==> flow/design.v <==
module distortion_correction #(
    parameter DATA_WIDTH = 16,
    parameter H_RES = 1280,
    parameter V_RES = 720
)(
    input clk,
    input rst_n,
    input [15:0] fx, fy,       
    input [15:0] cx, cy,       
    input [15:0] k1, k2, k3,   
    input valid_params,
    input [DATA_WIDTH-1:0] vin_data,
    input vin_de, vin_vs, vin_hs,
    input [9:0] pixel_x, pixel_y,
    output reg [DATA_WIDTH-1:0] vout_data,
    output reg vout_de, vout_vs, vout_hs,
    input [15:0] ram_rd_data,
    output reg [19:0] ram_rd_addr,
    output reg ram_rd_en
);
    localparam IDLE = 2'b00;
    localparam CALC = 2'b01;
    localparam WAIT = 2'b10;
    localparam OUT  = 2'b11;
    reg [1:0] state, next_state;
    reg signed [15:0] x_norm, y_norm;       
    reg signed [31:0] x2, y2, r2;           
    reg signed [31:0] r4, r6;               
    reg signed [31:0] distortion_factor;    
    reg signed [15:0] x_distorted, y_distorted;   
    reg [9:0] corrected_x, corrected_y;     
    reg [9:0] px_d1, py_d1, px_d2, py_d2;
    reg de_d1, vs_d1, hs_d1;
    reg de_d2, vs_d2, hs_d2;
    reg de_d3, vs_d3, hs_d3;
    reg [2:0] calc_cnt;
    always @(posedge clk or negedge rst_n) begin
        if (!rst_n) begin
            state <= IDLE;
        end else begin
            state <= next_state;
        end
    end
    always @(*) begin
        case (state)
            IDLE: next_state = (vin_de && valid_params) ? CALC : IDLE;
            CALC: next_state = (calc_cnt == 3'd4) ? WAIT : CALC;
            WAIT: next_state = OUT;
            OUT:  next_state = IDLE;
            default: next_state = IDLE;
        endcase
    end
    always @(posedge clk or negedge rst_n) begin
        if (!rst_n) begin
            calc_cnt <= 0;
            x_norm <= 0; y_norm <= 0;
            x2 <= 0; y2 <= 0; r2 <= 0;
            r4 <= 0; r6 <= 0;
            distortion_factor <= 0;
            x_distorted <= 0; y_distorted <= 0;
            corrected_x <= 0; corrected_y <= 0;
        end else begin
            case (state)
                IDLE: begin
                    calc_cnt <= 0;
                    if (vin_de && valid_params) begin
                        x_norm <= (pixel_x - cx);
                        y_norm <= (pixel_y - cy);
                    end
                end
                CALC: begin
                    calc_cnt <= calc_cnt + 1;
                    case (calc_cnt)
                        3'd0: begin
                            x2 <= x_norm * x_norm;
                            y2 <= y_norm * y_norm;
                        end
                        3'd1: begin
                            r2 <= x2 + y2;
                        end
                        3'd2: begin
                            r4 <= (r2 * r2) >> 16;   
                            r6 <= (r2 * r2 * r2) >> 24;
                        end
                        3'd3: begin
                            distortion_factor <= 32'h10000 + 
                                               ((k1 * r2) >> 8) + 
                                               ((k2 * r4) >> 8) + 
                                               ((k3 * r6) >> 8);
                        end
                        3'd4: begin
                            x_distorted <= (x_norm * distortion_factor) >> 16;
                            y_distorted <= (y_norm * distortion_factor) >> 16;
                        end
                    endcase
                end
                WAIT: begin
                    corrected_x <= cx + x_distorted;
                    corrected_y <= cy + y_distorted;
                end
                default: begin
                    calc_cnt <= 0;
                end
            endcase
        end
    end
    wire in_bounds = (corrected_x < H_RES) && (corrected_y < V_RES) && 
                    (corrected_x >= 0) && (corrected_y >= 0);
    always @(posedge clk or negedge rst_n) begin
        if (!rst_n) begin
            px_d1 <= 0; py_d1 <= 0; px_d2 <= 0; py_d2 <= 0;
            de_d1 <= 0; vs_d1 <= 0; hs_d1 <= 0;
            de_d2 <= 0; vs_d2 <= 0; hs_d2 <= 0;
            de_d3 <= 0; vs_d3 <= 0; hs_d3 <= 0;
            ram_rd_addr <= 0;
            ram_rd_en <= 0;
            vout_data <= 0;
            vout_de <= 0; vout_vs <= 0; vout_hs <= 0;
        end else begin
            px_d1 <= pixel_x; py_d1 <= pixel_y;
            px_d2 <= px_d1;   py_d2 <= py_d1;
            de_d1 <= vin_de; vs_d1 <= vin_vs; hs_d1 <= vin_hs;
            de_d2 <= de_d1;  vs_d2 <= vs_d1;  hs_d2 <= hs_d1;
            de_d3 <= de_d2;  vs_d3 <= vs_d2;  hs_d3 <= hs_d2;
            if (state == OUT) begin
                if (valid_params && de_d3 && in_bounds) begin
                    ram_rd_addr <= corrected_y * H_RES + corrected_x;
                    ram_rd_en <= 1'b1;
                end else begin
                    ram_rd_addr <= py_d2 * H_RES + px_d2;
                    ram_rd_en <= de_d3;
                end
            end else begin
                ram_rd_en <= 1'b0;
            end
            vout_data <= ram_rd_data;
            vout_de <= de_d3;
            vout_vs <= vs_d3;
            vout_hs <= hs_d3;
        end
    end
endmodule
Tool chain data of distortion_correction
The steps from the RTL of distortion_correction to its reports follow in flow order.
Lines are those of the file above, counted from 1.
Operators: Yosys type, input widths -> output width; for muxes data width and select width s.
A cell with -- has no value.
- top: distortion_correction
- clock port: clk
- library: sky130hd
- timing corner: tt_025C_1v80

After elaboration
Counts by Yosys on the flattened word-level netlist (proc, flatten, opt, wreduce; memories kept). Register bits leave out memories and registers merged into their read ports (data or address). Print and check cells are left out. Cells with the same type and inputs are merged into one.
- magnitude comparators at 4
- noted $add $sub $neg: 11
- $mul: 11
- reduce/logical cells: 14
- noted equal/unequal tests: 7
- mux-type cells: 7
- operators by type and width (operator ; number):
    $mul 32x32->32 ; 2
    $mul 16x16->32 ; 3
    $mul 16x32->26 ; 2
    $mul 16x32->32 ; 1
    $mul 16x8->24 ; 1
    $mul 10x3->12 const B ; 2
    $add 20x10->20 ; 2
    $sub 10x16->16 ; 2
    $add 32x32->32 ; 1
    $add 26x16->27 ; 1
    $add 25x24->26 ; 1
    $add 17x24->25 const A ; 1
    $ge 10x1->1 const B ; 2
    $add 10x10->10 ; 2
    $mux 20 ; 1
    $reduce_and 2->1 ; 6
    $lt 10x11->1 const B ; 1
    $lt 10x10->1 const B ; 1
    $pmux 2 s4 ; 1
    $logic_and 1x1->1 ; 6
    $eq 3x2->1 const B ; 2
    $pmux 3 s2 ; 1
    $eq 2x2->1 const B ; 2
    $add 3x1->3 const B ; 1
    $eq 3x1->1 const B ; 1
    $eq 3x3->1 const B ; 1
    $logic_not 3->1 ; 1
    $mux 1 ; 3
Other operator kinds: 3; their cells: 3.
- input bits at 170
- output and inout bits at 40
- noted cells after elaboration: 87
- noted register bits: 318

Depth
Yosys ltp: most cells in a row. Word level: on the elaborated netlist, between registers, memories and ports. Mapped: between sequential cells and ports; inverters and the memories' decode and read muxes count.
- depth in word-level cells: 7
- ABC_AREA at 0
- noted depth in mapped cells: 66
- noted gate-level depth less buffers: 64

Netlist
Source: synth_stat.txt of the flow (Yosys; design flattened, memories mapped). It holds for the ABC_AREA given above (unset counts as 0); a run with the other value may have another netlist.
- flip-flops: 312
- noted synthesis area: 100422.6 sq um
- mapped cells at 10930
- buffers at 484
- area of sequential cells at 7808.7 sq um
- cells by type (cell type ; number ; total area (sq um)):
    sky130_fd_sc_hd__fa_1 ; 2270 ; 4.54E+04
    sky130_fd_sc_hd__ha_1 ; 956 ; 1.2E+04
    sky130_fd_sc_hd__inv_1 ; 2785 ; 1.05E+04
    sky130_fd_sc_hd__dfrtp_1 ; 311 ; 7.78E+03
    sky130_fd_sc_hd__nand2_1 ; 1594 ; 5.98E+03
    sky130_fd_sc_hd__and2_1 ; 877 ; 5.49E+03
    sky130_fd_sc_hd__xnor2_1 ; 342 ; 3E+03
    sky130_fd_sc_hd__clkbuf_1 ; 467 ; 1.75E+03
    sky130_fd_sc_hd__o21ai_0 ; 214 ; 1.07E+03
    sky130_fd_sc_hd__xor2_1 ; 120 ; 1.05E+03
    sky130_fd_sc_hd__a21oi_1 ; 182 ; 910.874
    sky130_fd_sc_hd__a21o_1 ; 101 ; 758.227
    sky130_fd_sc_hd__mux2_2 ; 58 ; 653.126
    sky130_fd_sc_hd__nor2_1 ; 168 ; 630.605
    sky130_fd_sc_hd__nand2b_1 ; 85 ; 531.76
    sky130_fd_sc_hd__o21bai_1 ; 53 ; 397.882
    sky130_fd_sc_hd__nor2b_1 ; 39 ; 243.984
    sky130_fd_sc_hd__o21a_1 ; 27 ; 202.694
Other cell types: 59; their cells: 281.

Timing after synthesis
Source: OpenSTA report_checks on the synthesized netlist (no wires, ideal clock, input and output delay 20% of the period each), path of least setup slack; recovery checks are left aside. Register names are those of the netlist, which keeps one name where synthesis merged equal registers.
- path kind: reg-to-reg
- start: register r2[3]
- end: register r6[7]
- path buffers at 3
- delay of the path at 14.580 ns
- arrival time: 14.450 ns
- driving pins on the path: 60
- launch time at the first pin at 0.000 ns
- path slack: 5.420 ns
- noted data required time: 19.870 ns
- library setup time at 0.130 ns
- noted clock period: 20.0 ns
- period reached after synthesis: 14.58 ns
"delay of the path" is the arrival time less input delay plus setup time.
"driving pins on the path" counts driving pins, that of a launching flip-flop among them; a cell with two outputs on the path counts twice.
"period reached after synthesis" is the clock period less the worst setup slack; recovery checks do not enter. This is arithmetic on one report: input and output delays are still those of the set period (20% each).
Between the ends stands the longest chain of elaborated cells between them, by number of cells; it is not shown to be the way that was timed. Of several equally long chains one is given.
Each line given opens the expression or statement behind the cell; cells for indexed reads and writes are added by Yosys, which also makes memories of some case tables.
- cell sequence: sky130_fd_sc_hd__dfrtp_1 > sky130_fd_sc_hd__clkbuf_1 > sky130_fd_sc_hd__clkbuf_1 > sky130_fd_sc_hd__clkbuf_1 > sky130_fd_sc_hd__nand2_1 > sky130_fd_sc_hd__fa_1 > sky130_fd_sc_hd__inv_1 > sky130_fd_sc_hd__fa_1 > sky130_fd_sc_hd__inv_1 > sky130_fd_sc_hd__fa_1 > sky130_fd_sc_hd__inv_1 > sky130_fd_sc_hd__fa_1 > sky130_fd_sc_hd__ha_1 > sky130_fd_sc_hd__ha_1 > sky130_fd_sc_hd__inv_1 > sky130_fd_sc_hd__fa_1 > sky130_fd_sc_hd__fa_1 > sky130_fd_sc_hd__inv_1 > (+24 left out) > sky130_fd_sc_hd__xnor2_1 > sky130_fd_sc_hd__xnor2_1 > sky130_fd_sc_hd__xnor2_1 > sky130_fd_sc_hd__xnor2_1 > sky130_fd_sc_hd__xnor2_1 > sky130_fd_sc_hd__xnor2_1 > sky130_fd_sc_hd__xnor2_1 > sky130_fd_sc_hd__xnor2_1 > sky130_fd_sc_hd__xnor2_1 > sky130_fd_sc_hd__xnor3_1 > sky130_fd_sc_hd__xnor3_1 > sky130_fd_sc_hd__xnor2_1 > sky130_fd_sc_hd__xnor2_1 > sky130_fd_sc_hd__xnor2_1 > sky130_fd_sc_hd__xnor2_1 > sky130_fd_sc_hd__xnor3_1 > sky130_fd_sc_hd__xnor2_1 > sky130_fd_sc_hd__o21ai_1
- noted cells in the longest elaborated chain: 2
- elaborated cells between the ends (all ways) at 2
- those cells by class: mul (2)
- RTL lines, path after synthesis (what ; RTL line ; source):
    start: declaration ; 27 ; reg signed [31:0] x2, y2, r2;
    start: assignment ; 57 ; x2 <= 0; y2 <= 0; r2 <= 0;
    start: assignment ; 79 ; r2 <= x2 + y2;
    $mul 32x32->32 (2 in a row) ; 83 ; r6 <= (r2 * r2 * r2) >> 24;
    end: assignment ; 58 ; r4 <= 0; r6 <= 0;
    end: assignment ; 83 ;

Path in the finished layout
From the final timing report of run 1: the path of least setup slack in the routed layout; clock arrival at registers is part of the times.
- path kind: reg-to-reg
- start: register r2[3]
- end: register r6[7]
- launch time at the first pin at 0.68 ns
- path slack: -0.64 ns
- noted data required time: 15.57 ns
- arrival time: 16.21 ns
- library setup time at 0.14 ns
- path buffers at 2
- driving pins on the path: 58
- noted clock period: 15.0 ns
Between the ends stands the longest chain of elaborated cells between them, by number of cells; it is not shown to be the way that was timed. Of several equally long chains one is given.
- cell sequence: sky130_fd_sc_hd__dfrtp_2 > sky130_fd_sc_hd__buf_6 > sky130_fd_sc_hd__buf_4 > sky130_fd_sc_hd__nand2_1 > sky130_fd_sc_hd__fa_1 > sky130_fd_sc_hd__fa_1 > sky130_fd_sc_hd__fa_1 > sky130_fd_sc_hd__fa_1 > sky130_fd_sc_hd__fa_1 > sky130_fd_sc_hd__inv_1 > sky130_fd_sc_hd__fa_1 > sky130_fd_sc_hd__inv_1 > sky130_fd_sc_hd__fa_1 > sky130_fd_sc_hd__fa_1 > sky130_fd_sc_hd__inv_1 > sky130_fd_sc_hd__ha_1 > sky130_fd_sc_hd__inv_2 > sky130_fd_sc_hd__a311oi_4 > (+22 left out) > sky130_fd_sc_hd__xnor2_2 > sky130_fd_sc_hd__xnor2_2 > sky130_fd_sc_hd__xnor2_1 > sky130_fd_sc_hd__xnor2_1 > sky130_fd_sc_hd__xnor2_1 > sky130_fd_sc_hd__xnor2_1 > sky130_fd_sc_hd__xnor2_1 > sky130_fd_sc_hd__xnor2_1 > sky130_fd_sc_hd__xnor2_1 > sky130_fd_sc_hd__xnor3_2 > sky130_fd_sc_hd__xnor3_1 > sky130_fd_sc_hd__xnor2_2 > sky130_fd_sc_hd__xnor2_1 > sky130_fd_sc_hd__xnor2_1 > sky130_fd_sc_hd__xnor2_1 > sky130_fd_sc_hd__xnor3_2 > sky130_fd_sc_hd__xnor2_2 > sky130_fd_sc_hd__o21ai_1
- noted cells in the longest elaborated chain: 2
- elaborated cells between the ends (all ways) at 2
- those cells by class: mul (2)
- RTL lines, path after layout (what ; RTL line ; source):
    start: declaration ; 27 ; reg signed [31:0] x2, y2, r2;
    start: assignment ; 57 ; x2 <= 0; y2 <= 0; r2 <= 0;
    start: assignment ; 79 ; r2 <= x2 + y2;
    $mul 32x32->32 (2 in a row) ; 83 ; r6 <= (r2 * r2 * r2) >> 24;
    end: assignment ; 58 ; r4 <= 0; r6 <= 0;
    end: assignment ; 83 ;

Hand-over note for distortion_correction

Below are 6 stored runs of the flow (Yosys, OpenROAD; platform sky130hd) on distortion_correction, each with its settings and what was measured, unordered. Constraints: input delay and output delay 20% of the set period each, output load 0.01 pF.
"achieved clock period": clock period set for the run, less the worst setup slack. It is reckoned from that one timing run; input and output delays stay at 20% of the period that was set.
"worst path time" = time allowed to the worst setup path (clock period - input delay - output delay, where it has them) - its slack; a late launch clock adds to it, a late capture clock takes from it.

Run 1
Settings were CAP_MARGIN = 0; CELL_PAD_IN_SITES_DETAIL_PLACEMENT = 1; CORE_UTILIZATION = 56; CTS_CLUSTER_DIAMETER = 373; GPL_ROUTABILITY_DRIVEN = 0; GPL_TIMING_DRIVEN = 1; PLACE_DENSITY_LB_ADDON = 0.18; SETUP_SLACK_MARGIN = 3.56; period_ns = 15.0; CORE_MARGIN = 2; SLEW_MARGIN = 20
- utilization of the finished layout at 60.5%
- noted the worst setup slack after layout: -0.643 ns
- noted the synthesized cell area: 100,422.6 sq um
- noted the total die area: 182,731.0 sq um
- final worst hold slack at 0.347 ns
- achieved clock period at 15.643 ns
- standard-cell area after layout: 107,777.0 sq um
- sum of negative setup slack: -0.643 ns
- worst path time at 15.64 ns
- critical path type: reg-to-reg

Run 2
Settings were ABC_AREA = 0; CELL_PAD_IN_SITES_GLOBAL_PLACEMENT = 1; CORE_UTILIZATION = 69; GPL_ROUTABILITY_DRIVEN = 0; GPL_TIMING_DRIVEN = 1; HOLD_SLACK_MARGIN = -0.07; MIN_ROUTING_LAYER = met1; PLACE_DENSITY_LB_ADDON = 0.04; SETUP_SLACK_MARGIN = 2.45; TNS_END_PERCENT = 90; period_ns = 20.6; CAP_MARGIN = 20; CORE_MARGIN = 2; SLEW_MARGIN = 20
- utilization of the finished layout at 73.1%
- noted the worst setup slack after layout: 3.648 ns
- noted the synthesized cell area: 100,422.6 sq um
- noted the total die area: 148,606.0 sq um
- final worst hold slack at 0.340 ns
- achieved clock period at 16.952 ns
- standard-cell area after layout: 105,247.0 sq um
- sum of negative setup slack: 0.000 ns
- worst path time at 16.95 ns
- critical path type: reg-to-reg

Run 3
Settings were CORE_UTILIZATION = 36; period_ns = 16.9; CAP_MARGIN = 20; CORE_MARGIN = 2; SLEW_MARGIN = 20
- utilization of the finished layout at 38.9%
- noted the worst setup slack after layout: 0.923 ns
- noted the synthesized cell area: 100,422.6 sq um
- noted the total die area: 283,194.0 sq um
- final worst hold slack at 0.339 ns
- achieved clock period at 15.977 ns
- standard-cell area after layout: 107,762.0 sq um
- sum of negative setup slack: 0.000 ns
- worst path time at 15.98 ns
- critical path type: reg-to-reg

Run 4
Settings were CORE_UTILIZATION = 40; period_ns = 24.4; CAP_MARGIN = 20; CORE_MARGIN = 2; SLEW_MARGIN = 20
- utilization of the finished layout at 42.9%
- noted the worst setup slack after layout: 7.322 ns
- noted the synthesized cell area: 100,422.6 sq um
- noted the total die area: 255,081.0 sq um
- final worst hold slack at 0.338 ns
- achieved clock period at 17.078 ns
- standard-cell area after layout: 106,890.0 sq um
- sum of negative setup slack: 0.000 ns
- worst path time at 17.08 ns
- critical path type: reg-to-reg

Run 5
Settings were ABC_AREA = 1; CAP_MARGIN = 0; CELL_PAD_IN_SITES_DETAIL_PLACEMENT = 2; CORE_ASPECT_RATIO = 0.72; CORE_MARGIN = 3; CORE_UTILIZATION = 26; CTS_CLUSTER_DIAMETER = 117; CTS_CLUSTER_SIZE = 56; GPL_ROUTABILITY_DRIVEN = 1; GPL_TIMING_DRIVEN = 1; HOLD_SLACK_MARGIN = 0.13; MAX_ROUTING_LAYER = met4; PLACE_DENSITY_LB_ADDON = 0.11; TNS_END_PERCENT = 10; period_ns = 25.9; SLEW_MARGIN = 20
- utilization of the finished layout at 28.3%
- noted the worst setup slack after layout: 10.130 ns
- noted the synthesized cell area: 104,336.3 sq um
- noted the total die area: 409,035.0 sq um
- final worst hold slack at 0.363 ns
- achieved clock period at 15.770 ns
- standard-cell area after layout: 112,643.0 sq um
- sum of negative setup slack: 0.000 ns
- worst path time at 15.77 ns
- critical path type: reg-to-reg

Run 6
Settings were CAP_MARGIN = 0; CELL_PAD_IN_SITES_DETAIL_PLACEMENT = 1; CORE_UTILIZATION = 26; CTS_CLUSTER_DIAMETER = 80; CTS_CLUSTER_SIZE = 56; GPL_ROUTABILITY_DRIVEN = 0; GPL_TIMING_DRIVEN = 0; HOLD_SLACK_MARGIN = 0.11; PLACE_DENSITY_LB_ADDON = 0.11; SETUP_SLACK_MARGIN = 5.0; TNS_END_PERCENT = 10; period_ns = 26.0; CORE_MARGIN = 2; SLEW_MARGIN = 20
- utilization of the finished layout at 28.7%
- noted the worst setup slack after layout: 5.432 ns
- noted the synthesized cell area: 100,422.6 sq um
- noted the total die area: 391,225.0 sq um
- final worst hold slack at 0.351 ns
- achieved clock period at 20.568 ns
- standard-cell area after layout: 110,615.0 sq um
- sum of negative setup slack: 0.000 ns
- worst path time at 20.57 ns
- critical path type: reg-to-reg

End of note.
